==> flow/design.v <==
module sort_top (
  input             clk,
  input      [31:0] a, b, c, d, e, f,
  output reg [31:0] m, n, o, p, q, r
);
  reg  [31:0] a_q, b_q, c_q, d_q, e_q, f_q;
  wire [31:0] m_w, n_w, o_w, p_w, q_w, r_w;
  always @(posedge clk) begin
    a_q <= a; b_q <= b; c_q <= c; d_q <= d; e_q <= e; f_q <= f;
    m <= m_w; n <= n_w; o <= o_w; p <= p_w; q <= q_w; r <= r_w;
  end
  sort u_sort (
    .a(a_q), .b(b_q), .c(c_q), .d(d_q), .e(e_q), .f(f_q),
    .m(m_w), .n(n_w), .o(o_w), .p(p_w), .q(q_w), .r(r_w)
  );
endmodule

module sort(
  input [31:0]a,b,c,d,e,f,
  output reg [31:0]m,n,o,p,q,r);
  reg [31:0]mem[5:0];
  reg [31:0]t;
  always@(*)
    begin
      mem[0]=a;
      mem[1]=b;
      mem[2]=c;
      mem[3]=d;
      mem[4]=e;
      mem[5]=f;
      for(int i=0;i<6;i++)
        begin
          for(int j=0;j<5;j++)
            begin
              if(mem[j]<mem[j+1])
                begin
                  t = mem[j];
                  mem[j]=mem[j+1];
                  mem[j+1]=t;
                end
            end
        end
      m=mem[0];
      n=mem[1];
      o=mem[2];
      p=mem[3];
      q=mem[4];
      r=mem[5];
    end
endmodule
# Reports on sort_top
# What the tools print for sort_top, step after step.
# Line numbers count from 1 in the design file above.
# Operators: Yosys type, input widths -> output width; for muxes data width and select width s.
# Cell names lack the library's common part.
# A cell with n/a has no value.
[inputs] top="sort_top" clk_port="clk" lib="sky130hd" corner="tt_025C_1v80"

# Word level
# Source: Yosys, flattened and elaborated. Widths are those after wreduce; folded enables and synchronous resets count as part of the registers. Registers that Yosys merges into a memory's read port (data or address) are not register bits. Print and check cells do not count. Equal cells are merged and count once.
[word_totals] ff_bits=384 input_bits=193 output_inout_bits=192
[op_classes] n_cmp=30 mux=60
[ops] op="$mux 32" count=60
[ops] op="$lt 32x32->1" count=30

# Depth
# Longest topological path by Yosys (ltp), each cell counted once; first at word level (registers and memories cut), then after technology mapping (sequential cells cut; the memories' decode and read muxes count).
[depth] depth_word=30 abc_area=0 ltp_mapped=265 ltp_nobuf=237

# Netlist
# Yosys stat after the flow's synthesis: flattened, memories mapped to cells. It holds for the ABC_AREA given above (unset counts as 0); a run with the other value may have another netlist.
# Totals and module areas in this step are rounded.
[synth_totals] cells=7270 mapped_area_mm2=0.0509 seq_area_mm2=0.00769 ffs=384
[types] type="ha_1" count=891 area_total_um2=1.11E+04
[types] type="dfxtp_1" count=384 area_total_um2=7.69E+03
[types] type="a21oi_1" count=1004 area_total_um2=5.02E+03
[types] type="mux2i_1" count=444 area_total_um2=4.44E+03
[types] type="o21ai_0" count=863 area_total_um2=4.32E+03
[types] type="nor2_1" count=851 area_total_um2=3.19E+03
[types] type="nand2_1" count=781 area_total_um2=2.93E+03
[types] type="inv_1" count=459 area_total_um2=1.72E+03
[types] type="a21o_1" count=166 area_total_um2=1.25E+03
[types] type="nand4_1" count=178 area_total_um2=1.11E+03
[types] type="clkbuf_1" count=275 area_total_um2=1032.24
[types] type="nor2b_1" count=135 area_total_um2=844.56
[types] type="nand2b_1" count=114 area_total_um2=713.184
[types] type="a211oi_1" count=51 area_total_um2=382.867
[types] type="mux2_2" count=25 area_total_um2=281.52
[types] type="nand3_1" count=47 area_total_um2=235.226
[types] type="nor3_1" count=43 area_total_um2=215.206
[types] type="buf_1" count=55 area_total_um2=206.448
# Other cell types: 78; their cells: 504.
# The figures by module come from a second, unflattened synthesis with its own total; it is not the netlist above.
[hier_totals] hier_cells=7521 area_unflattened_mm2=0.052
# Each row is one instance without its submodules.
[modules] mod="sort" n_inst=1 cells=7137 area_mm2=0.0443 mod_seq_area_mm2=0
[modules] mod="sort_top" n_inst=1 cells=384 area_mm2=0.00769 mod_seq_area_mm2=0.00769

# Timing after synthesis
# Path of least setup slack by OpenSTA after synthesis, without wires, with an ideal clock, recovery checks aside; 20% of the period is set as input and as output delay. Where synthesis merged equal registers, the netlist keeps one of their names.
[synth_timing] path_type="register to register" start="register b_q[30]" end="register q[12]" clock_period_ns=44.0 setup_ns=0.129 arrival_time_ns=43.905 required_ns=43.871 slack_ns=-0.034 path_delay_ns=44.034 driving_pins=251 path_buffers=31 period_less_setup_slack_ns=44.034
# "path_delay_ns" = arrival - input delay + setup time.
# "driving_pins" counts driving pins, that of a launching flip-flop among them; a cell with two outputs on the path counts twice.
# "period_less_setup_slack_ns" = period - worst setup slack (recovery checks aside). The figure is calculated, with input and output delays left at 20% of the set period.
# The rows between start and end are the longest chain of elaborated cells between them; the timing report does not say that the signal goes this way. Where chains are equally long, one stands for them.
# A line is the first line of the expression or statement that the cell stems from. Yosys adds cells for indexed reads and writes and turns some case tables into memories.
[synth_via] path_cell_list="dfxtp_1 -> inv_1 -> ha_1 -> nand4_1 -> or4_1 -> or4_1 -> o22ai_1 -> nor2_1 -> clkbuf_1 -> clkbuf_1 -> nand2_1 -> o21ai_0 -> ha_1 -> nand4_1 -> nor4_1 -> nand2_1 -> nor3_1 -> a211oi_1 -> (+215 left out) -> mux2i_1 -> inv_1 -> ha_1 -> a21oi_1 -> nor2b_1 -> o21ai_0 -> nand2b_1 -> a21oi_1 -> nor2b_1 -> o21ai_0 -> nand2b_1 -> a21oi_1 -> nand2_1 -> or4_1 -> o41a_1 -> buf_4 -> buf_6 -> mux2i_1" elab_chain_len=30 cells_between=85 lines_between=1 cone_classes="compare: 30; mux: 55"
[synth_lines] element="from (decl)" line_no=6 source="reg  [31:0] a_q, b_q, c_q, d_q, e_q, f_q;"
[synth_lines] element="from (assign)" line_no=9 source="a_q <= a; b_q <= b; c_q <= c; d_q <= d; e_q <= e; f_q <= f;"
[synth_lines] element="$lt 32x32->1" line_no=35 source="if(mem[j]<mem[j+1])"
[synth_lines] element="$mux 32" line_no=35
[synth_lines] element="$lt 32x32->1" line_no=35
[synth_lines] element="$mux 32" line_no=35
[synth_lines] element="$lt 32x32->1" line_no=35
[synth_lines] element="$mux 32" line_no=35
[synth_lines] element="$lt 32x32->1" line_no=35
[synth_lines] element="(+16 left out)"
[synth_lines] element="$mux 32" line_no=35
[synth_lines] element="$lt 32x32->1" line_no=35
[synth_lines] element="$mux 32" line_no=35
[synth_lines] element="$lt 32x32->1" line_no=35
[synth_lines] element="$mux 32" line_no=35
[synth_lines] element="$lt 32x32->1" line_no=35
[synth_lines] element="$mux 32" line_no=35
[synth_lines] element="to (assign)" line_no=10 source="m <= m_w; n <= n_w; o <= o_w; p <= p_w; q <= q_w; r <= r_w;"
[synth_lines] element="to (decl)" line_no=4 source="output reg [31:0] m, n, o, p, q, r"

# Timing after layout
# From the final timing report of stored run 2: the path of least setup slack in the routed layout; clock arrival at registers is part of the times.
[layout_timing] path_type="register to register" start="register b_q[30]" end="register r[4]" clock_period_ns=42.8 setup_ns=0.14 arrival_time_ns=41.35 required_ns=43.26 slack_ns=1.91 driving_pins=219 path_buffers=31
# The rows between start and end are the longest chain of elaborated cells between them; the timing report does not say that the signal goes this way. Where chains are equally long, one stands for them.
[layout_via] path_cell_list="dfxtp_1 -> inv_1 -> ha_1 -> nand4_1 -> or4_4 -> or4_4 -> o22ai_4 -> nor2_4 -> buf_12 -> o21ai_2 -> ha_1 -> o21a_1 -> o2111ai_1 -> o2111ai_4 -> a211oi_4 -> buf_12 -> nand2_4 -> clkbuf_16 -> (+183 left out) -> nand2_4 -> mux2_2 -> inv_1 -> ha_1 -> a21oi_1 -> nor2b_1 -> o21ai_0 -> nand2b_1 -> a21oi_1 -> nor2b_1 -> o21ai_0 -> nand2b_1 -> a21oi_2 -> nand2_1 -> or4_1 -> o41a_4 -> buf_12 -> mux2i_1" elab_chain_len=30 cells_between=85 lines_between=1 cone_classes="compare: 30; mux: 55"
[layout_lines] element="from (decl)" line_no=6 source="reg  [31:0] a_q, b_q, c_q, d_q, e_q, f_q;"
[layout_lines] element="from (assign)" line_no=9 source="a_q <= a; b_q <= b; c_q <= c; d_q <= d; e_q <= e; f_q <= f;"
[layout_lines] element="$lt 32x32->1" line_no=35 source="if(mem[j]<mem[j+1])"
[layout_lines] element="$mux 32" line_no=35
[layout_lines] element="$lt 32x32->1" line_no=35
[layout_lines] element="$mux 32" line_no=35
[layout_lines] element="$lt 32x32->1" line_no=35
[layout_lines] element="$mux 32" line_no=35
[layout_lines] element="$lt 32x32->1" line_no=35
[layout_lines] element="(+16 left out)"
[layout_lines] element="$mux 32" line_no=35
[layout_lines] element="$lt 32x32->1" line_no=35
[layout_lines] element="$mux 32" line_no=35
[layout_lines] element="$lt 32x32->1" line_no=35
[layout_lines] element="$mux 32" line_no=35
[layout_lines] element="$lt 32x32->1" line_no=35
[layout_lines] element="$mux 32" line_no=35
[layout_lines] element="to (assign)" line_no=10 source="m <= m_w; n <= n_w; o <= o_w; p <= p_w; q <= q_w; r <= r_w;"
[layout_lines] element="to (decl)" line_no=4 source="output reg [31:0] m, n, o, p, q, r"

# Flow runs of sort_top

Measured results for sort_top: 2 stored runs of the Yosys and OpenROAD flow on sky130hd. The settings differ; the order carries no meaning. The constraints put input and output delay at 20% of the set period each and load the outputs with 0.01 pF.
"achievedPeriod_ns" = clock period - worst setup slack. The figure is calculated, with input and output delays left at 20% of the set period.
"worst_path_allowed_less_slack_ns" = time allowed to the worst setup path (clock period - input delay - output delay, where it has them) - its slack; a late launch clock adds to it, a late capture clock takes from it.
Results are given in rounded form.

[flow] stored run 1: files
==> flow/run.sh <==
#!/bin/bash
# the make line also repeats the synthesis and layout settings of config.mk as NAME=value (left out here)
make -C /OpenROAD-flow-scripts/flow DESIGN_CONFIG=/design/flow/config.mk WORK_HOME=/design/flow/orfs CLKGATE_MAP_FILE= finish
==> flow/config.mk <==
export PLATFORM = sky130hd
export DESIGN_NAME = sort_top
export DESIGN_NICKNAME = sort_top
export VERILOG_FILES = /design/flow/design.v
export SDC_FILE = /design/flow/constraint.sdc
export NUM_CORES = 4
export LEC_CHECK = 0
export ABC_AREA = 1
export CAP_MARGIN = 20
export CORE_MARGIN = 2
export CORE_UTILIZATION = 40
export MAX_ROUTING_LAYER = met4
export MIN_ROUTING_LAYER = met2
export PLACE_DENSITY_LB_ADDON = 0.18
export SLEW_MARGIN = 20
==> flow/constraint.sdc <==
create_clock -name core_clock -period 44.0 [get_ports {clk}]
set_input_delay 8.8000 -clock core_clock [delete_from_list [all_inputs] [get_ports {clk}]]
set_output_delay 8.8000 -clock core_clock [all_outputs]
set_load 0.01 [all_outputs]

[flow] stored run 1: no results, routing failed with GRT-0116

[flow] stored run 2: files
==> flow/run.sh <==
#!/bin/bash
# the make line also repeats the synthesis and layout settings of config.mk as NAME=value (left out here)
make -C /OpenROAD-flow-scripts/flow DESIGN_CONFIG=/design/flow/config.mk WORK_HOME=/design/flow/orfs CLKGATE_MAP_FILE= finish
==> flow/config.mk <==
export PLATFORM = sky130hd
export DESIGN_NAME = sort_top
export DESIGN_NICKNAME = sort_top
export VERILOG_FILES = /design/flow/design.v
export SDC_FILE = /design/flow/constraint.sdc
export NUM_CORES = 4
export LEC_CHECK = 0
export CAP_MARGIN = 20
export CORE_MARGIN = 2
export CORE_UTILIZATION = 40
export SLEW_MARGIN = 20
==> flow/constraint.sdc <==
create_clock -name core_clock -period 42.8 [get_ports {clk}]
set_input_delay 8.5600 -clock core_clock [delete_from_list [all_inputs] [get_ports {clk}]]
set_output_delay 8.5600 -clock core_clock [all_outputs]
set_load 0.01 [all_outputs]

[flow] stored run 2: metrics
[metrics] hold_ws_ns = 1.97
[metrics] finalCellArea_mm2 = 0.0737
[metrics] achievedPeriod_ns = 40.887
[metrics] setup_worst_slack_ns = 1.91
[metrics] worst_path_allowed_less_slack_ns = 40.89
[metrics] worst_setup_path_type = register to register
[metrics] final_setup_tns_ns = 0.000
[metrics] ys_area_mm2 = 0.0509
[metrics] final_die_area_mm2 = 0.13
[metrics] final_util_pct = 58.5
